==> flow/design.v <==
`timescale 1ns / 1ps
module counter #(size = 8) (clk, rst, ld, ld_val, en, up, val);
    input                 clk, rst, ld, en, up;
    input      [size-1:0] ld_val;
    output reg [size-1:0] val;
    always @(posedge clk, posedge rst) begin
        if (rst) begin
            val <= 0;
        end else if (ld) begin
            val <= ld_val;
        end else if (en) begin
            val <= (up) ? val+1 : val-1;
        end
    end
endmodule
module barrelshift #(size = 8) (barrel_in, barrel, right, barrel_out);
    input      signed [size-1:0] barrel_in;
    input                  [3:0] barrel;
    input                        right;
    output reg signed [size-1:0] barrel_out;
    always @(barrel_in, barrel, right) begin
        barrel_out = barrel_in;
        if (barrel == 1) begin
            barrel_out = (right) ? barrel_in >>> 1 : barrel_in <<< 1;
        end else if (barrel == 2) begin
            barrel_out = (right) ? barrel_in >>> 2 : barrel_in <<< 2;
        end else if (barrel == 3) begin
            barrel_out = (right) ? barrel_in >>> 3 : barrel_in <<< 3;
        end else if (barrel == 4) begin
            barrel_out = (right) ? barrel_in >>> 4 : barrel_in <<< 4;
        end else if (barrel == 5) begin
            barrel_out = (right) ? barrel_in >>> 5 : barrel_in <<< 5;
        end else if (barrel == 6) begin
            barrel_out = (right) ? barrel_in >>> 6 : barrel_in <<< 6;
        end else if (barrel == 7) begin
            barrel_out = (right) ? barrel_in >>> 7 : barrel_in <<< 7;
        end else if (barrel == 8) begin
            barrel_out = (right) ? barrel_in >>> 8 : barrel_in <<< 8;
        end else if (barrel == 9) begin
            barrel_out = (right) ? barrel_in >>> 9 : barrel_in <<< 9;
        end else if (barrel == 10) begin
            barrel_out = (right) ? barrel_in >>> 10 : barrel_in <<< 10;
        end else if (barrel == 11) begin
            barrel_out = (right) ? barrel_in >>> 11 : barrel_in <<< 11;
        end else if (barrel == 12) begin
            barrel_out = (right) ? barrel_in >>> 12 : barrel_in <<< 12;
        end else if (barrel == 13) begin
            barrel_out = (right) ? barrel_in >>> 13 : barrel_in <<< 13;
        end else if (barrel == 14) begin
            barrel_out = (right) ? barrel_in >>> 14 : barrel_in <<< 14;
        end else if (barrel == 15) begin
            barrel_out = (right) ? barrel_in >>> 15 : barrel_in <<< 15;
        end
    end
endmodule
module register #(size = 8) (clk, rst, ld, ld_val, val);
    input clk, rst, ld;
    input      signed [size-1:0] ld_val;
    output reg signed [size-1:0] val;
    always @(posedge clk, posedge rst) begin
        if (rst) begin
            val <= 0;
        end else if (ld) begin
            val <= ld_val;
        end
    end
endmodule
module cordic (clk, rst, s, angle, done, sine, cosine);
    input                   clk, rst, s;
    input   signed  [31:0]  angle;
    output  reg             done;
    output  signed  [31:0]  sine, cosine;
    reg              [1:0]  y, yn;
    wire                    z;
    wire             [3:0]  cntr_val0;
    wire    signed  [31:0]  atan [0:15];
    reg                     reg_ld_angle, reg_ld_sine, reg_ld_cosine, cntr_ld0, cntr_en0;
    wire    signed  [31:0]  reg_ld_val_angle, reg_ld_val_sine, reg_ld_val_cosine;
    wire    signed  [31:0]  reg_val_angle, reg_val_sine, reg_val_cosine, bshft_val_cosine, bshft_val_sine;
    assign atan[0]  = 450_000_000;
    assign atan[1]  = 265_650_512;
    assign atan[2]  = 140_362_435;
    assign atan[3]  = 071_250_163;
    assign atan[4]  = 035_763_344;
    assign atan[5]  = 017_899_106;
    assign atan[6]  = 008_951_737;
    assign atan[7]  = 004_476_142;
    assign atan[8]  = 002_381_050;
    assign atan[9]  = 001_119_057;
    assign atan[10] = 000_559_529;
    assign atan[11] = 000_279_765;
    assign atan[12] = 000_139_882;
    assign atan[13] = 000_069_941;
    assign atan[14] = 000_034_971;
    assign atan[15] = 000_017_485;
    always @(posedge clk, posedge rst) begin
        if (rst) begin
            y <= 0;
        end else begin
            y <= yn;
        end
    end
    always @(y, s, z) begin
        case (y)
            0: begin
                if (~s) begin
                    yn <= 0;
                end else begin
                    yn <= 1;
                end
            end
            1: begin
                if (~z) begin
                    yn <= 1;
                end else begin
                    yn <= 2;
                end
            end
            2: begin
                if (s) begin
                    yn <= 2;
                end else begin
                    yn <= 0;
                end
            end
            default: yn <= 2'bxx;
        endcase
    end
    always @(y, s) begin
        reg_ld_angle = 0; reg_ld_sine = 0; reg_ld_cosine = 0; cntr_ld0 = 0; cntr_en0 = 0; done = 0;
        case (y)
            0: begin
                reg_ld_angle = 1; cntr_ld0 = 1;
                if (s) begin
                    reg_ld_sine = 1; reg_ld_cosine = 1;
                end
            end
            1: begin
                reg_ld_angle = 1; reg_ld_sine = 1; reg_ld_cosine = 1; cntr_en0 = 1;
            end
            2: begin
                done = 1;
            end
        endcase
    end
    assign reg_ld_val_angle = (y == 0) ? angle : (reg_val_angle >= 000_000_000) ? 
        reg_val_angle - atan[cntr_val0] : reg_val_angle + atan[cntr_val0];
    assign reg_ld_val_cosine = (y == 0) ? 006_073_000 : (reg_val_angle >= 000_000_000) ?
        reg_val_cosine - bshft_val_sine : reg_val_cosine + bshft_val_sine;
    assign reg_ld_val_sine = (y == 0) ? 000_000_000 : (reg_val_angle >= 000_000_000) ?
        reg_val_sine + bshft_val_cosine : reg_val_sine - bshft_val_cosine;
    assign z = (cntr_val0 == 15);
    counter   #(4) c0 (clk, rst, cntr_ld0, 0, cntr_en0, 1, cntr_val0);
    register #(32) r_angle (clk, rst, reg_ld_angle, reg_ld_val_angle, reg_val_angle);
    register #(32) r_cosine (clk, rst, reg_ld_cosine, reg_ld_val_cosine, reg_val_cosine);
    register #(32) r_sine (clk, rst, reg_ld_sine, reg_ld_val_sine, reg_val_sine);
    barrelshift #(32) b_cosine (reg_val_cosine, cntr_val0, 1, bshft_val_cosine);
    barrelshift #(32) b_sine (reg_val_sine, cntr_val0, 1, bshft_val_sine);
    assign sine = reg_val_sine;
    assign cosine = reg_val_cosine;
endmodule
==> reports on cordic <==
Reports on cordic
Tool output for the design above before and after an edit, in the order of the flow.
Lines under "unedited" count in the file above, lines under "edited" in the edited file.
"change": "edited" minus "unedited" as printed here.
Cell names lack the library's common part.
The mark - stands for no value.

inputs
  top module = cordic
  clock input = clk
  library = sky130hd
  library corner = tt_025C_1v80

The edit
Unified diff, file above to edited file.
The edited RTL no longer does the same as the RTL above: the edit was made by script, with no optimisation intended.

begin of diff
@@ -145,5 +145,5 @@
     end
     assign reg_ld_val_angle = (y == 0) ? angle : (reg_val_angle >= 000_000_000) ? 
-        reg_val_angle - atan[cntr_val0] : reg_val_angle + atan[cntr_val0];
+        reg_val_angle - atan[cntr_val0] : reg_val_angle - atan[cntr_val0];
     assign reg_ld_val_cosine = (y == 0) ? 006_073_000 : (reg_val_angle >= 000_000_000) ?
         reg_val_cosine - bshft_val_sine : reg_val_cosine + bshft_val_sine;
end of diff

After elaboration
Counts by Yosys on the flattened word-level netlist (proc, flatten, opt, wreduce; memories kept). Register bits leave out memories and registers merged into their read ports (data or address). Print and check cells are left out.

operators by class
  item                           unedited  edited  change
  equality and inequality tests  17        17      0
  mux-type cells                 49        48      -1
  add/sub/neg operators          7         6       -1
  reduce/logical cells           4         4       0
  order comparisons              1         1       0

operator list
  operator                                                     unedited  edited  change
  two-way mux 32 bit                                           6         5       -1
  adder 32 bit                                                 3         2       -1
  two-way mux 31 bit                                           30        30      0
  equality test 4 bit with constant B                          8         8       0
  two-way mux 1 bit                                            6         6       0
  equality test 4 x 3 -> 1 bit with constant B                 4         4       0
  subtractor 32 bit                                            3         3       0
  equality test 4 x 2 -> 1 bit with constant B                 2         2       0
  two-way mux 2 bit                                            2         2       0
  two-way mux 4 bit                                            2         2       0
  adder 4 x 1 -> 4 bit with constant B                         1         1       0
  equality test 2 x 1 -> 1 bit with constant B                 1         1       0
  equality test 2 bit with constant B                          1         1       0
  equality test 4 x 1 -> 1 bit with constant B                 1         1       0
  greater-or-equal comparator 32 x 1 -> 1 bit with constant B  1         1       0
  zero test 2 bit                                              1         1       0
  zero test 4 bit                                              1         1       0
  parallel mux 1 bit (select 2 bit)                            1         1       0
  parallel mux 2 bit (select 3 bit)                            1         1       0
  parallel mux 32 bit (select 16 bit)                          1         1       0
  nonzero test 2 bit                                           1         1       0
  OR reduction 2 bit                                           1         1       0

storage and ports
  item                 unedited  edited  change
  register bits        102       102     0
  elaborated cells     83        81      -2
  bits of input ports  35        35      0

Longest topological paths
Yosys ltp: most cells in a row. Word level: on the elaborated netlist, between registers, memories and ports. Mapped: between sequential cells and ports; inverters and the memories' decode and read muxes count.

logic depth
  item                       unedited  edited  change
  depth in word-level cells  19        19      0
  ABC_AREA                   0         0       -
  depth in mapped cells      33        30      -3

Synthesis result
The flow's flattened synthesis, as Yosys stat reports it; memories are mapped. The netlist is that of the ABC_AREA named above (0 if unset); the other value can give another one.

cell types
  cell type  unedited  edited  change
  a21oi_1    297       221     -76
  o21ai_0    275       302     +27
  a221oi_1   43        70      +27
  nand2_1    254       228     -26
  nand3b_1   22        45      +23
  xor2_1     83        63      -20
  nand3_1    51        33      -18
  xnor2_1    83        66      -17
  nor2_1     151       135     -16
  nand2b_1   62        48      -14
  o22ai_1    62        48      -14
  o221ai_1   29        18      -11
  a21o_1     61        51      -10
  o211ai_1   40        31      -9
  mux2i_1    35        27      -8
  a32oi_1    5         13      +8
  inv_1      59        66      +7
  or3_1      13        20      +7

The list need not be complete.

mapped netlist
  item                             unedited   edited     change
  mapped area (mm^2)               0.0192222  0.0185853  -0.0006369
  area of sequential cells (mm^2)  0.0025787  0.0025787  0.0000000
  mapped cells                     2725       2593       -132
  flip-flops                       103        103        0

By module: a second synthesis without flattening, with its own total; a netlist apart from the flattened one above.

unflattened totals
  item                                            unedited   edited     change
  cell total of the unflattened synthesis         3693       3740       +47
  area total of the unflattened synthesis (mm^2)  0.0258473  0.0261288  +0.0002815

Each row is one instance without its submodules.

modules, unedited
  module                  times used  cells  area (mm^2)
  barrelshift #(size=32)  2           1161   0.0069604
  cordic                  1           1132   0.007551
  register #(size=32)     3           69     0.0013488
  counter #(size=4)       1           32     0.0003291

modules, edited
  module                  times used  cells  area (mm^2)
  barrelshift #(size=32)  2           1161   0.0069604
  cordic                  1           1179   0.0078325
  register #(size=32)     3           69     0.0013488
  counter #(size=4)       1           32     0.0003291

Timing after synthesis
Path of least setup slack by OpenSTA after synthesis, without wires, with an ideal clock, recovery checks aside; 20% of the period is set as input and as output delay. Where synthesis merged equal registers, the netlist keeps one of their names.

timing path post-synthesis
  item                                 unedited             edited                change
  path kind                            reg2reg              reg2reg               -
  from                                 reg c0.val[3]        reg c0.val[1]         -
  to                                   reg r_angle.val[29]  reg r_cosine.val[31]  -
  path buffers                         6                    4                     -2
  driving pins on the path             32                   27                    -5
  path slack (ns)                      1.774                1.485                 -0.289
  period (ns)                          7.5                  7.5                   0.0
  time at the first pin (ns)           0.000                0.000                 0.000
  arrival time (ns)                    5.591                5.877                 +0.286
  path delay (ns)                      5.726                6.015                 +0.289
  setup time (ns)                      0.135                0.138                 +0.003
  period reached after synthesis (ns)  5.726                6.015                 +0.289

"path delay" = arrival - input delay + setup time.
"driving pins on the path": output pins that drive a net of the path, with the launching flip-flop's if there is one; two outputs of one cell count as two.
"period reached after synthesis" = period - worst setup slack (recovery checks aside). The figure is calculated, with input and output delays left at 20% of the set period.
Between the ends stands the longest chain of elaborated cells between them, by number of cells; it is not shown to be the way that was timed. Of several equally long chains one is given.
Each line given opens the expression or statement behind the cell; cells for indexed reads and writes are added by Yosys, which also makes memories of some case tables.
A register here has more assigning lines than the two given.

on the way, post-synthesis, unedited
  cells stage by stage = dfrtp_1 > buf_4 > buf_2 > buf_2 > clkbuf_1 > buf_1 > clkbuf_1 > nand2_1 > a21oi_1 > a221oi_1 > inv_1 > ha_1 > nand2_1 > nor2_1 > nand2b_1 > or3_1 > a21o_1 > nand2_1 > xnor2_1 > ha_1 > o21a_1 > o21ai_0 > a21oi_1 > o31ai_1 > nand2_1 > a21oi_1 > o21bai_1 > o221ai_1 > o21ai_0 > a31oi_1 > xor2_1 > o21ai_0
  length of the longest elaborated chain = 5
  elaborated cells between the ends (all ways) = 21

RTL lines, path post-synthesis, unedited
  item                                 RTL line  RTL
  from (decl)                          5         output reg [size-1:0] val;
  from (assign)                        10        val <= ld_val;
  from (assign)                        12        val <= (up) ? val+1 : val-1;
  equality test 4 bit                  147       reg_val_angle - atan[cntr_val0] : reg_val_angle + atan[cntr_val0];
  parallel mux 32 bit (select 16 bit)  147
  adder 32 bit                         147
  two-way mux 32 bit (2 in a row)      146       assign reg_ld_val_angle = (y == 0) ? angle : (reg_val_angle >= 000_000_000) ?
  to (assign)                          62        val <= 0;
  to (assign)                          64        val <= ld_val;
  to (decl)                            59        output reg signed [size-1:0] val;

on the way, post-synthesis, edited
  cells stage by stage = dfrtp_1 > inv_1 > ha_1 > buf_6 > o311ai_1 > buf_2 > buf_2 > buf_2 > a22oi_1 > o221a_2 > o31ai_1 > inv_1 > ha_1 > mux2_2 > inv_1 > ha_1 > nor2b_1 > o31ai_1 > a211oi_1 > a211o_1 > a211o_1 > a31oi_1 > o21ai_0 > a2111o_1 > a31oi_1 > xnor2_1 > o22ai_1
  length of the longest elaborated chain = 19
  elaborated cells between the ends (all ways) = 34

RTL lines, path post-synthesis, edited
  item                             RTL line  RTL
  from (decl)                      5         output reg [size-1:0] val;
  from (assign)                    10        val <= ld_val;
  from (assign)                    12        val <= (up) ? val+1 : val-1;
  equality test 4 bit              51        end else if (barrel == 15) begin
  two-way mux 31 bit               51
  two-way mux 31 bit               49        end else if (barrel == 14) begin
  two-way mux 31 bit               47        end else if (barrel == 13) begin
  two-way mux 31 bit               45        end else if (barrel == 12) begin
  two-way mux 31 bit               43        end else if (barrel == 11) begin
  two-way mux 31 bit               41        end else if (barrel == 10) begin
  [4 not listed]                   -
  two-way mux 31 bit               31        end else if (barrel == 5) begin
  two-way mux 31 bit               29        end else if (barrel == 4) begin
  two-way mux 31 bit               27        end else if (barrel == 3) begin
  two-way mux 31 bit               25        end else if (barrel == 2) begin
  two-way mux 31 bit               23        if (barrel == 1) begin
  adder 32 bit                     149       reg_val_cosine - bshft_val_sine : reg_val_cosine + bshft_val_sine;
  two-way mux 32 bit (2 in a row)  148       assign reg_ld_val_cosine = (y == 0) ? 006_073_000 : (reg_val_angle >= 000_000_000) ?
  to (assign)                      62        val <= 0;
  to (assign)                      64        val <= ld_val;
  to (decl)                        59        output reg signed [size-1:0] val;

Path in the finished layout
From the final timing report of each run of set A: the path of least setup slack in the routed layout; clock arrival at registers is part of the times.

timing path post-layout
  item                        unedited            edited              change
  path kind                   reg2reg             reg2reg             -
  from                        reg c0.val[0]       reg c0.val[3]       -
  to                          reg r_sine.val[28]  reg r_sine.val[31]  -
  period (ns)                 7.5                 7.5                 0.0
  arrival time (ns)           7.34                7.31                -0.03
  path slack (ns)             0.47                0.49                +0.02
  path buffers                2                   2                   0
  time at the first pin (ns)  0.41                0.40                -0.01
  driving pins on the path    26                  23                  -3
  setup time (ns)             0.11                0.10                -0.01

Between the ends stands the longest chain of elaborated cells between them, by number of cells; it is not shown to be the way that was timed. Of several equally long chains one is given.
A register here has more assigning lines than the two given.

on the way, post-layout, unedited
  cells stage by stage = dfrtp_1 > inv_1 > ha_4 > buf_4 > a211oi_1 > a221oi_1 > a211oi_1 > o31ai_1 > inv_1 > ha_1 > mux2_2 > inv_1 > fa_1 > nor2b_1 > o31ai_1 > a21oi_1 > a31oi_1 > buf_4 > a21oi_1 > and2_1 > o21ai_0 > or2_2 > o21ai_0 > a21oi_1 > mux2i_1 > a311o_1
  length of the longest elaborated chain = 19
  elaborated cells between the ends (all ways) = 34

RTL lines, path post-layout, unedited
  item                             RTL line  RTL
  from (decl)                      5         output reg [size-1:0] val;
  from (assign)                    10        val <= ld_val;
  from (assign)                    12        val <= (up) ? val+1 : val-1;
  equality test 4 bit              51        end else if (barrel == 15) begin
  two-way mux 31 bit               51
  two-way mux 31 bit               49        end else if (barrel == 14) begin
  two-way mux 31 bit               47        end else if (barrel == 13) begin
  two-way mux 31 bit               45        end else if (barrel == 12) begin
  two-way mux 31 bit               43        end else if (barrel == 11) begin
  two-way mux 31 bit               41        end else if (barrel == 10) begin
  [4 not listed]                   -
  two-way mux 31 bit               31        end else if (barrel == 5) begin
  two-way mux 31 bit               29        end else if (barrel == 4) begin
  two-way mux 31 bit               27        end else if (barrel == 3) begin
  two-way mux 31 bit               25        end else if (barrel == 2) begin
  two-way mux 31 bit               23        if (barrel == 1) begin
  subtractor 32 bit                151       reg_val_sine + bshft_val_cosine : reg_val_sine - bshft_val_cosine;
  two-way mux 32 bit (2 in a row)  150       assign reg_ld_val_sine = (y == 0) ? 000_000_000 : (reg_val_angle >= 000_000_000) ?
  to (assign)                      62        val <= 0;
  to (assign)                      64        val <= ld_val;
  to (decl)                        59        output reg signed [size-1:0] val;

on the way, post-layout, edited
  cells stage by stage = dfrtp_4 > buf_4 > nand2b_1 > buf_4 > o32a_1 > o221ai_1 > a31oi_2 > nand4_1 > or3_1 > o21ai_0 > xnor2_1 > ha_1 > a21oi_1 > o21ai_0 > nand2_1 > a31oi_1 > a221oi_1 > o21bai_1 > o21ba_2 > a31o_2 > and3_1 > o211ai_1 > a21bo_1
  length of the longest elaborated chain = 19
  elaborated cells between the ends (all ways) = 34

RTL lines, path post-layout, edited
  item                             RTL line  RTL
  from (decl)                      5         output reg [size-1:0] val;
  from (assign)                    10        val <= ld_val;
  from (assign)                    12        val <= (up) ? val+1 : val-1;
  equality test 4 bit              51        end else if (barrel == 15) begin
  two-way mux 31 bit               51
  two-way mux 31 bit               49        end else if (barrel == 14) begin
  two-way mux 31 bit               47        end else if (barrel == 13) begin
  two-way mux 31 bit               45        end else if (barrel == 12) begin
  two-way mux 31 bit               43        end else if (barrel == 11) begin
  two-way mux 31 bit               41        end else if (barrel == 10) begin
  [4 not listed]                   -
  two-way mux 31 bit               31        end else if (barrel == 5) begin
  two-way mux 31 bit               29        end else if (barrel == 4) begin
  two-way mux 31 bit               27        end else if (barrel == 3) begin
  two-way mux 31 bit               25        end else if (barrel == 2) begin
  two-way mux 31 bit               23        if (barrel == 1) begin
  subtractor 32 bit                151       reg_val_sine + bshft_val_cosine : reg_val_sine - bshft_val_cosine;
  two-way mux 32 bit (2 in a row)  150       assign reg_ld_val_sine = (y == 0) ? 000_000_000 : (reg_val_angle >= 000_000_000) ?
  to (assign)                      62        val <= 0;
  to (assign)                      64        val <= ld_val;
  to (decl)                        59        output reg signed [size-1:0] val;

Layout results
Runs of the flow (Yosys, OpenROAD) on both versions; the two runs of a pair have the same settings. The constraints put input and output delay at 20% of the set period each and load the outputs with 0.01 pF.

flow settings, set A
  SETUP_SLACK_MARGIN = 0.3
  period_ns = 7.5
  CAP_MARGIN = 20
  CORE_MARGIN = 2
  CORE_UTILIZATION = 40
  SLEW_MARGIN = 20

final reports, set A
  item                                       unedited   edited     change
  std-cell area (final layout) (mm^2)        0.0215857  0.0212917  -0.0002940
  setup slack of the critical path (ns)      0.465      0.491      +0.026
  area of the synthesized netlist (mm^2)     0.0192222  0.0185853  -0.0006369
  total negative slack on setup checks (ns)  0.000      0.000      0.000
  full die area (mm^2)                       0.0498249  0.0482044  -0.0016205
  worst hold slack (ns)                      0.571      0.535      -0.036

flow settings, set B
  ABC_AREA = 0
  CELL_PAD_IN_SITES_GLOBAL_PLACEMENT = 0
  CORE_UTILIZATION = 18
  GPL_ROUTABILITY_DRIVEN = 1
  HOLD_SLACK_MARGIN = 0.11
  MAX_ROUTING_LAYER = met5
  PLACE_DENSITY_LB_ADDON = 0.24
  SETUP_SLACK_MARGIN = 0.5
  period_ns = 5.3
  CAP_MARGIN = 20
  CORE_MARGIN = 2
  SLEW_MARGIN = 20

final reports, set B
  item                                       unedited   edited     change
  std-cell area (final layout) (mm^2)        0.0308646  0.0307132  -0.0001514
  setup slack of the critical path (ns)      -0.449     -0.806     -0.357
  area of the synthesized netlist (mm^2)     0.0192222  0.0185853  -0.0006369
  total negative slack on setup checks (ns)  -6.930     -10.480    -3.550
  full die area (mm^2)                       0.109419   0.10584    -0.003579
  worst hold slack (ns)                      0.571      0.588      +0.017
